==> flow/design.v <==
module distortion_correction #(
    parameter DATA_WIDTH = 16,
    parameter H_RES = 1280,
    parameter V_RES = 720
)(
    input clk,
    input rst_n,
    input [15:0] fx, fy,       
    input [15:0] cx, cy,       
    input [15:0] k1, k2, k3,   
    input valid_params,
    input [DATA_WIDTH-1:0] vin_data,
    input vin_de, vin_vs, vin_hs,
    input [9:0] pixel_x, pixel_y,
    output reg [DATA_WIDTH-1:0] vout_data,
    output reg vout_de, vout_vs, vout_hs,
    input [15:0] ram_rd_data,
    output reg [19:0] ram_rd_addr,
    output reg ram_rd_en
);
    localparam IDLE = 2'b00;
    localparam CALC = 2'b01;
    localparam WAIT = 2'b10;
    localparam OUT  = 2'b11;
    reg [1:0] state, next_state;
    reg signed [15:0] x_norm, y_norm;       
    reg signed [31:0] x2, y2, r2;           
    reg signed [31:0] r4, r6;               
    reg signed [31:0] distortion_factor;    
    reg signed [15:0] x_distorted, y_distorted;   
    reg [9:0] corrected_x, corrected_y;     
    reg [9:0] px_d1, py_d1, px_d2, py_d2;
    reg de_d1, vs_d1, hs_d1;
    reg de_d2, vs_d2, hs_d2;
    reg de_d3, vs_d3, hs_d3;
    reg [2:0] calc_cnt;
    always @(posedge clk or negedge rst_n) begin
        if (!rst_n) begin
            state <= IDLE;
        end else begin
            state <= next_state;
        end
    end
    always @(*) begin
        case (state)
            IDLE: next_state = (vin_de && valid_params) ? CALC : IDLE;
            CALC: next_state = (calc_cnt == 3'd4) ? WAIT : CALC;
            WAIT: next_state = OUT;
            OUT:  next_state = IDLE;
            default: next_state = IDLE;
        endcase
    end
    always @(posedge clk or negedge rst_n) begin
        if (!rst_n) begin
            calc_cnt <= 0;
            x_norm <= 0; y_norm <= 0;
            x2 <= 0; y2 <= 0; r2 <= 0;
            r4 <= 0; r6 <= 0;
            distortion_factor <= 0;
            x_distorted <= 0; y_distorted <= 0;
            corrected_x <= 0; corrected_y <= 0;
        end else begin
            case (state)
                IDLE: begin
                    calc_cnt <= 0;
                    if (vin_de && valid_params) begin
                        x_norm <= (pixel_x - cx);
                        y_norm <= (pixel_y - cy);
                    end
                end
                CALC: begin
                    calc_cnt <= calc_cnt + 1;
                    case (calc_cnt)
                        3'd0: begin
                            x2 <= x_norm * x_norm;
                            y2 <= y_norm * y_norm;
                        end
                        3'd1: begin
                            r2 <= x2 + y2;
                        end
                        3'd2: begin
                            r4 <= (r2 * r2) >> 16;   
                            r6 <= (r2 * r2 * r2) >> 24;
                        end
                        3'd3: begin
                            distortion_factor <= 32'h10000 + 
                                               ((k1 * r2) >> 8) + 
                                               ((k2 * r4) >> 8) + 
                                               ((k3 * r6) >> 8);
                        end
                        3'd4: begin
                            x_distorted <= (x_norm * distortion_factor) >> 16;
                            y_distorted <= (y_norm * distortion_factor) >> 16;
                        end
                    endcase
                end
                WAIT: begin
                    corrected_x <= cx + x_distorted;
                    corrected_y <= cy + y_distorted;
                end
                default: begin
                    calc_cnt <= 0;
                end
            endcase
        end
    end
    wire in_bounds = (corrected_x < H_RES) && (corrected_y < V_RES) && 
                    (corrected_x >= 0) && (corrected_y >= 0);
    always @(posedge clk or negedge rst_n) begin
        if (!rst_n) begin
            px_d1 <= 0; py_d1 <= 0; px_d2 <= 0; py_d2 <= 0;
            de_d1 <= 0; vs_d1 <= 0; hs_d1 <= 0;
            de_d2 <= 0; vs_d2 <= 0; hs_d2 <= 0;
            de_d3 <= 0; vs_d3 <= 0; hs_d3 <= 0;
            ram_rd_addr <= 0;
            ram_rd_en <= 0;
            vout_data <= 0;
            vout_de <= 0; vout_vs <= 0; vout_hs <= 0;
        end else begin
            px_d1 <= pixel_x; py_d1 <= pixel_y;
            px_d2 <= px_d1;   py_d2 <= py_d1;
            de_d1 <= vin_de; vs_d1 <= vin_vs; hs_d1 <= vin_hs;
            de_d2 <= de_d1;  vs_d2 <= vs_d1;  hs_d2 <= hs_d1;
            de_d3 <= de_d2;  vs_d3 <= vs_d2;  hs_d3 <= hs_d2;
            if (state == OUT) begin
                if (valid_params && de_d3 && in_bounds) begin
                    ram_rd_addr <= corrected_y * H_RES + corrected_x;
                    ram_rd_en <= 1'b1;
                end else begin
                    ram_rd_addr <= py_d2 * H_RES + px_d2;
                    ram_rd_en <= de_d3;
                end
            end else begin
                ram_rd_en <= 1'b0;
            end
            vout_data <= ram_rd_data;
            vout_de <= de_d3;
            vout_vs <= vs_d3;
            vout_hs <= hs_d3;
        end
    end
endmodule
Tool chain data of distortion_correction
Tool output for the design above, in the order of the flow.
Line numbers count from 1 in the design file above.
Operators: Yosys type, input widths -> output width; for muxes data width and select width s.
The mark -- stands for no value.
- design top: distortion_correction
- clock input: clk
- standard-cell library: sky130hd
- timing corner: tt_025C_1v80

Elaborated design
Source: Yosys, flattened and elaborated, memories not mapped. Widths are those after wreduce. Registers that Yosys merges into a memory's read port (data or address) are not register bits. Print and check cells do not count. Equal cells are merged and count once.
- output and inout port bits: 40
- noted word-level cells: 87
- register bits after elaboration at 318
- bits of input ports: 170
- reductions and logical operators at 14
- noted add/sub/neg operators: 11
- eq/ne operators at 7
- multipliers at 11
- order comparisons: 4
- noted muxes and demuxes: 7
- operators with widths (operator ; number):
    $mul 32x32->32 ; 2
    $mul 16x16->32 ; 3
    $mul 16x32->26 ; 2
    $mul 16x32->32 ; 1
    $mul 16x8->24 ; 1
    $mul 10x3->12 const B ; 2
    $add 20x10->20 ; 2
    $sub 10x16->16 ; 2
    $add 32x32->32 ; 1
    $add 26x16->27 ; 1
    $add 25x24->26 ; 1
    $add 17x24->25 const A ; 1
    $ge 10x1->1 const B ; 2
    $add 10x10->10 ; 2
    $mux 20 ; 1
    $reduce_and 2->1 ; 6
    $lt 10x11->1 const B ; 1
    $lt 10x10->1 const B ; 1
    $pmux 2 s4 ; 1
    $logic_and 1x1->1 ; 6
    $eq 3x2->1 const B ; 2
    $pmux 3 s2 ; 1
    $eq 2x2->1 const B ; 2
    $add 3x1->3 const B ; 1
    $eq 3x1->1 const B ; 1
    $eq 3x3->1 const B ; 1
    $logic_not 3->1 ; 1
    $mux 1 ; 3
Not listed: further kinds 3, cells in them 3.

Logic depth
Depth = most cells in a row (Yosys ltp): at word level without a register or memory, in the mapped netlist without a sequential cell, where the memories' decode and read muxes count.
- depth in word-level cells: 7
- noted ABC_AREA: 0
- depth in mapped cells at 66
- gate-level depth less buffers at 64

Mapped cells and area
Source: synth_stat.txt of the flow (Yosys; design flattened, memories mapped). It holds for the ABC_AREA given above (unset counts as 0); a run with the other value may have another netlist.
The area totals of this step are shown rounded.
- noted area of sequential cells: 7810 um2
- cells in the netlist at 10930
- flip-flops: 312
- chip area (Yosys): 100000 um2
- buffers: 484
- cell types (cell type ; number ; total area (um2)):
    sky130_fd_sc_hd__fa_1 ; 2270 ; 4.54E+04
    sky130_fd_sc_hd__ha_1 ; 956 ; 1.2E+04
    sky130_fd_sc_hd__inv_1 ; 2785 ; 1.05E+04
    sky130_fd_sc_hd__dfrtp_1 ; 311 ; 7.78E+03
    sky130_fd_sc_hd__nand2_1 ; 1594 ; 5.98E+03
    sky130_fd_sc_hd__and2_1 ; 877 ; 5.49E+03
    sky130_fd_sc_hd__xnor2_1 ; 342 ; 3E+03
    sky130_fd_sc_hd__clkbuf_1 ; 467 ; 1.75E+03
    sky130_fd_sc_hd__o21ai_0 ; 214 ; 1.07E+03
    sky130_fd_sc_hd__xor2_1 ; 120 ; 1.05E+03
    sky130_fd_sc_hd__a21oi_1 ; 182 ; 910.874
    sky130_fd_sc_hd__a21o_1 ; 101 ; 758.227
    sky130_fd_sc_hd__mux2_2 ; 58 ; 653.126
    sky130_fd_sc_hd__nor2_1 ; 168 ; 630.605
    sky130_fd_sc_hd__nand2b_1 ; 85 ; 531.76
    sky130_fd_sc_hd__o21bai_1 ; 53 ; 397.882
    sky130_fd_sc_hd__nor2b_1 ; 39 ; 243.984
    sky130_fd_sc_hd__o21a_1 ; 27 ; 202.694
Not listed: further types 59, cells in them 281.

Timing after synthesis
Source: OpenSTA report_checks on the synthesized netlist (no wires, ideal clock, input and output delay 20% of the period each), path of least setup slack; recovery checks are left aside. Register names are those of the netlist, which keeps one name where synthesis merged equal registers.
- kind: register -> register
- from: register r2[3]
- to: register r6[7]
- setup time: 130 ps
- clock period at 20000 ps
- noted required time: 19870 ps
- buffers on the path at 3
- noted stages on the path: 60
- path slack at 5420 ps
- noted path delay: 14580 ps
- data arrival time at 14450 ps
- time at the first pin at 0 ps
- synthesis period reached: 14580 ps
"path delay" is the arrival time less input delay plus setup time.
"stages on the path": output pins that drive a net of the path, with the launching flip-flop's if there is one; two outputs of one cell count as two.
"synthesis period reached" is the clock period less the worst setup slack; recovery checks do not enter. This is arithmetic on one report: input and output delays are still those of the set period (20% each).
The rows between start and end are the longest chain of elaborated cells between them; the timing report does not say that the signal goes this way. Where chains are equally long, one stands for them.
Each line given opens the expression or statement behind the cell; cells for indexed reads and writes are added by Yosys, which also makes memories of some case tables.
- path through: sky130_fd_sc_hd__dfrtp_1 sky130_fd_sc_hd__clkbuf_1 sky130_fd_sc_hd__clkbuf_1 sky130_fd_sc_hd__clkbuf_1 sky130_fd_sc_hd__nand2_1 sky130_fd_sc_hd__fa_1 sky130_fd_sc_hd__inv_1 sky130_fd_sc_hd__fa_1 sky130_fd_sc_hd__inv_1 sky130_fd_sc_hd__fa_1 sky130_fd_sc_hd__inv_1 sky130_fd_sc_hd__fa_1 sky130_fd_sc_hd__ha_1 sky130_fd_sc_hd__ha_1 sky130_fd_sc_hd__inv_1 sky130_fd_sc_hd__fa_1 sky130_fd_sc_hd__fa_1 sky130_fd_sc_hd__inv_1 [... 24 more ...] sky130_fd_sc_hd__xnor2_1 sky130_fd_sc_hd__xnor2_1 sky130_fd_sc_hd__xnor2_1 sky130_fd_sc_hd__xnor2_1 sky130_fd_sc_hd__xnor2_1 sky130_fd_sc_hd__xnor2_1 sky130_fd_sc_hd__xnor2_1 sky130_fd_sc_hd__xnor2_1 sky130_fd_sc_hd__xnor2_1 sky130_fd_sc_hd__xnor3_1 sky130_fd_sc_hd__xnor3_1 sky130_fd_sc_hd__xnor2_1 sky130_fd_sc_hd__xnor2_1 sky130_fd_sc_hd__xnor2_1 sky130_fd_sc_hd__xnor2_1 sky130_fd_sc_hd__xnor3_1 sky130_fd_sc_hd__xnor2_1 sky130_fd_sc_hd__o21ai_1
- length of the longest elaborated chain at 2
- noted elaborated cells between the ends (all ways): 2
- those cells by class: 2 x mul
- RTL lines, path post-synthesis (element ; RTL line ; source):
    from (decl) ; 27 ; reg signed [31:0] x2, y2, r2;
    from (assign) ; 57 ; x2 <= 0; y2 <= 0; r2 <= 0;
    from (assign) ; 79 ; r2 <= x2 + y2;
    $mul 32x32->32 (2 in a row) ; 83 ; r6 <= (r2 * r2 * r2) >> 24;
    to (assign) ; 58 ; r4 <= 0; r6 <= 0;
    to (assign) ; 83 ;

Path in the finished layout
Path of least setup slack in the final report of flow run A (OpenROAD, finished layout, wires in). Where an end is a register, its clock arrival counts in the times.
The path's times are printed in steps of 10 ps; the period is the one set.
- kind: register -> register
- from: register r2[12]
- to: register r6[7]
- clock period at 28400 ps
- noted required time: 28950 ps
- setup time: 150 ps
- path slack at 10770 ps
- noted stages on the path: 61
- buffers on the path at 2
- time at the first pin at 670 ps
- data arrival time at 18180 ps
The rows between start and end are the longest chain of elaborated cells between them; the timing report does not say that the signal goes this way. Where chains are equally long, one stands for them.
- path through: sky130_fd_sc_hd__dfrtp_2 sky130_fd_sc_hd__buf_4 sky130_fd_sc_hd__buf_4 sky130_fd_sc_hd__and2_1 sky130_fd_sc_hd__ha_1 sky130_fd_sc_hd__inv_1 sky130_fd_sc_hd__fa_1 sky130_fd_sc_hd__fa_1 sky130_fd_sc_hd__inv_1 sky130_fd_sc_hd__fa_1 sky130_fd_sc_hd__ha_1 sky130_fd_sc_hd__ha_1 sky130_fd_sc_hd__inv_1 sky130_fd_sc_hd__fa_1 sky130_fd_sc_hd__fa_1 sky130_fd_sc_hd__inv_1 sky130_fd_sc_hd__ha_1 sky130_fd_sc_hd__and4_1 [... 25 more ...] sky130_fd_sc_hd__xnor2_1 sky130_fd_sc_hd__xnor2_1 sky130_fd_sc_hd__xnor2_1 sky130_fd_sc_hd__xnor2_1 sky130_fd_sc_hd__xnor2_1 sky130_fd_sc_hd__xnor2_1 sky130_fd_sc_hd__xnor2_1 sky130_fd_sc_hd__xnor2_1 sky130_fd_sc_hd__xnor2_1 sky130_fd_sc_hd__xnor3_1 sky130_fd_sc_hd__xnor3_1 sky130_fd_sc_hd__xnor2_1 sky130_fd_sc_hd__xnor2_1 sky130_fd_sc_hd__xnor2_1 sky130_fd_sc_hd__xnor2_1 sky130_fd_sc_hd__xnor3_1 sky130_fd_sc_hd__xnor2_1 sky130_fd_sc_hd__o21ai_1
- length of the longest elaborated chain at 2
- noted elaborated cells between the ends (all ways): 2
- those cells by class: 2 x mul
- RTL lines, path post-layout (element ; RTL line ; source):
    from (decl) ; 27 ; reg signed [31:0] x2, y2, r2;
    from (assign) ; 57 ; x2 <= 0; y2 <= 0; r2 <= 0;
    from (assign) ; 79 ; r2 <= x2 + y2;
    $mul 32x32->32 (2 in a row) ; 83 ; r6 <= (r2 * r2 * r2) >> 24;
    to (assign) ; 58 ; r4 <= 0; r6 <= 0;
    to (assign) ; 83 ;

Lab notebook: distortion_correction

Top module distortion_correction; platform sky130hd; tools Yosys and OpenROAD; 2 stored runs in no particular order. Input and output delays are each 20% of the period that was set; the output load is 0.01 pF.
"period achieved" means the clock period less the worst setup slack. The figure is calculated, with input and output delays left at 20% of the set period.
"time on the worst setup path": the worst setup path's part of the clock period (all of it between registers, 20% less for each end at a port) less its slack. A launch clock that arrives late makes it longer, a capture clock that arrives late makes it shorter.
"time on the worst setup path" is known to 10 ps.
Measured values are rounded.

Flow run A

==> flow/run.sh <==
#!/bin/bash
# the make line also repeats the synthesis and layout settings of config.mk as NAME=value (left out here)
make -C /OpenROAD-flow-scripts/flow DESIGN_CONFIG=/design/flow/config.mk WORK_HOME=/design/flow/orfs CLKGATE_MAP_FILE= finish
==> flow/config.mk <==
export PLATFORM = sky130hd
export DESIGN_NAME = distortion_correction
export DESIGN_NICKNAME = distortion_correction
export VERILOG_FILES = /design/flow/design.v
export SDC_FILE = /design/flow/constraint.sdc
export NUM_CORES = 4
export LEC_CHECK = 0
export ABC_AREA = 0
export CAP_MARGIN = 20
export CELL_PAD_IN_SITES_GLOBAL_PLACEMENT = 2
export CORE_MARGIN = 6
export CORE_UTILIZATION = 17
export CTS_CLUSTER_DIAMETER = 269
export GPL_ROUTABILITY_DRIVEN = 1
export HOLD_SLACK_MARGIN = -0.01
export PLACE_DENSITY_LB_ADDON = 0.13
export SETUP_SLACK_MARGIN = -2.0
export SLEW_MARGIN = 15
==> flow/constraint.sdc <==
create_clock -name core_clock -period 28.4 [get_ports {clk}]
set_input_delay 5.6800 -clock core_clock [delete_from_list [all_inputs] [get_ports {clk}]]
set_output_delay 5.6800 -clock core_clock [all_outputs]
set_load 0.01 [all_outputs]

Measured in flow run A:
- noted the summed negative setup slack: 0 ps
- time on the worst setup path: 17,630 ps
- critical path kind: register -> register
- noted the die footprint: 609,000 um2
- mapped cell area after synthesis: 100,000 um2
- setup slack of the critical path: 10,800 ps
- noted the period achieved: 17,625 ps
- noted the post-route utilization: 0.194
- noted the standard-cell area after layout: 114,000 um2
- noted the worst hold slack: 345 ps

Flow run B

==> flow/run.sh <==
#!/bin/bash
# the make line also repeats the synthesis and layout settings of config.mk as NAME=value (left out here)
make -C /OpenROAD-flow-scripts/flow DESIGN_CONFIG=/design/flow/config.mk WORK_HOME=/design/flow/orfs CLKGATE_MAP_FILE= finish
==> flow/config.mk <==
export PLATFORM = sky130hd
export DESIGN_NAME = distortion_correction
export DESIGN_NICKNAME = distortion_correction
export VERILOG_FILES = /design/flow/design.v
export SDC_FILE = /design/flow/constraint.sdc
export NUM_CORES = 4
export LEC_CHECK = 0
export CAP_MARGIN = 20
export CELL_PAD_IN_SITES_DETAIL_PLACEMENT = 0
export CORE_ASPECT_RATIO = 0.62
export CORE_MARGIN = 2
export CORE_UTILIZATION = 23
export CTS_CLUSTER_DIAMETER = 327
export MAX_ROUTING_LAYER = met4
export PLACE_DENSITY_LB_ADDON = 0.21
export SETUP_SLACK_MARGIN = 4.05
export SLEW_MARGIN = 20
==> flow/constraint.sdc <==
create_clock -name core_clock -period 26.0 [get_ports {clk}]
set_input_delay 5.2000 -clock core_clock [delete_from_list [all_inputs] [get_ports {clk}]]
set_output_delay 5.2000 -clock core_clock [all_outputs]
set_load 0.01 [all_outputs]

Measured in flow run B:
- noted the period achieved: 17,208 ps
- noted the worst hold slack: 347 ps
- time on the worst setup path: 17,210 ps
- critical path kind: register -> register
- noted the standard-cell area after layout: 110,000 um2
- noted the die footprint: 442,000 um2
- noted the summed negative setup slack: 0 ps
- setup slack of the critical path: 8,790 ps
- noted the post-route utilization: 0.254
- mapped cell area after synthesis: 100,000 um2
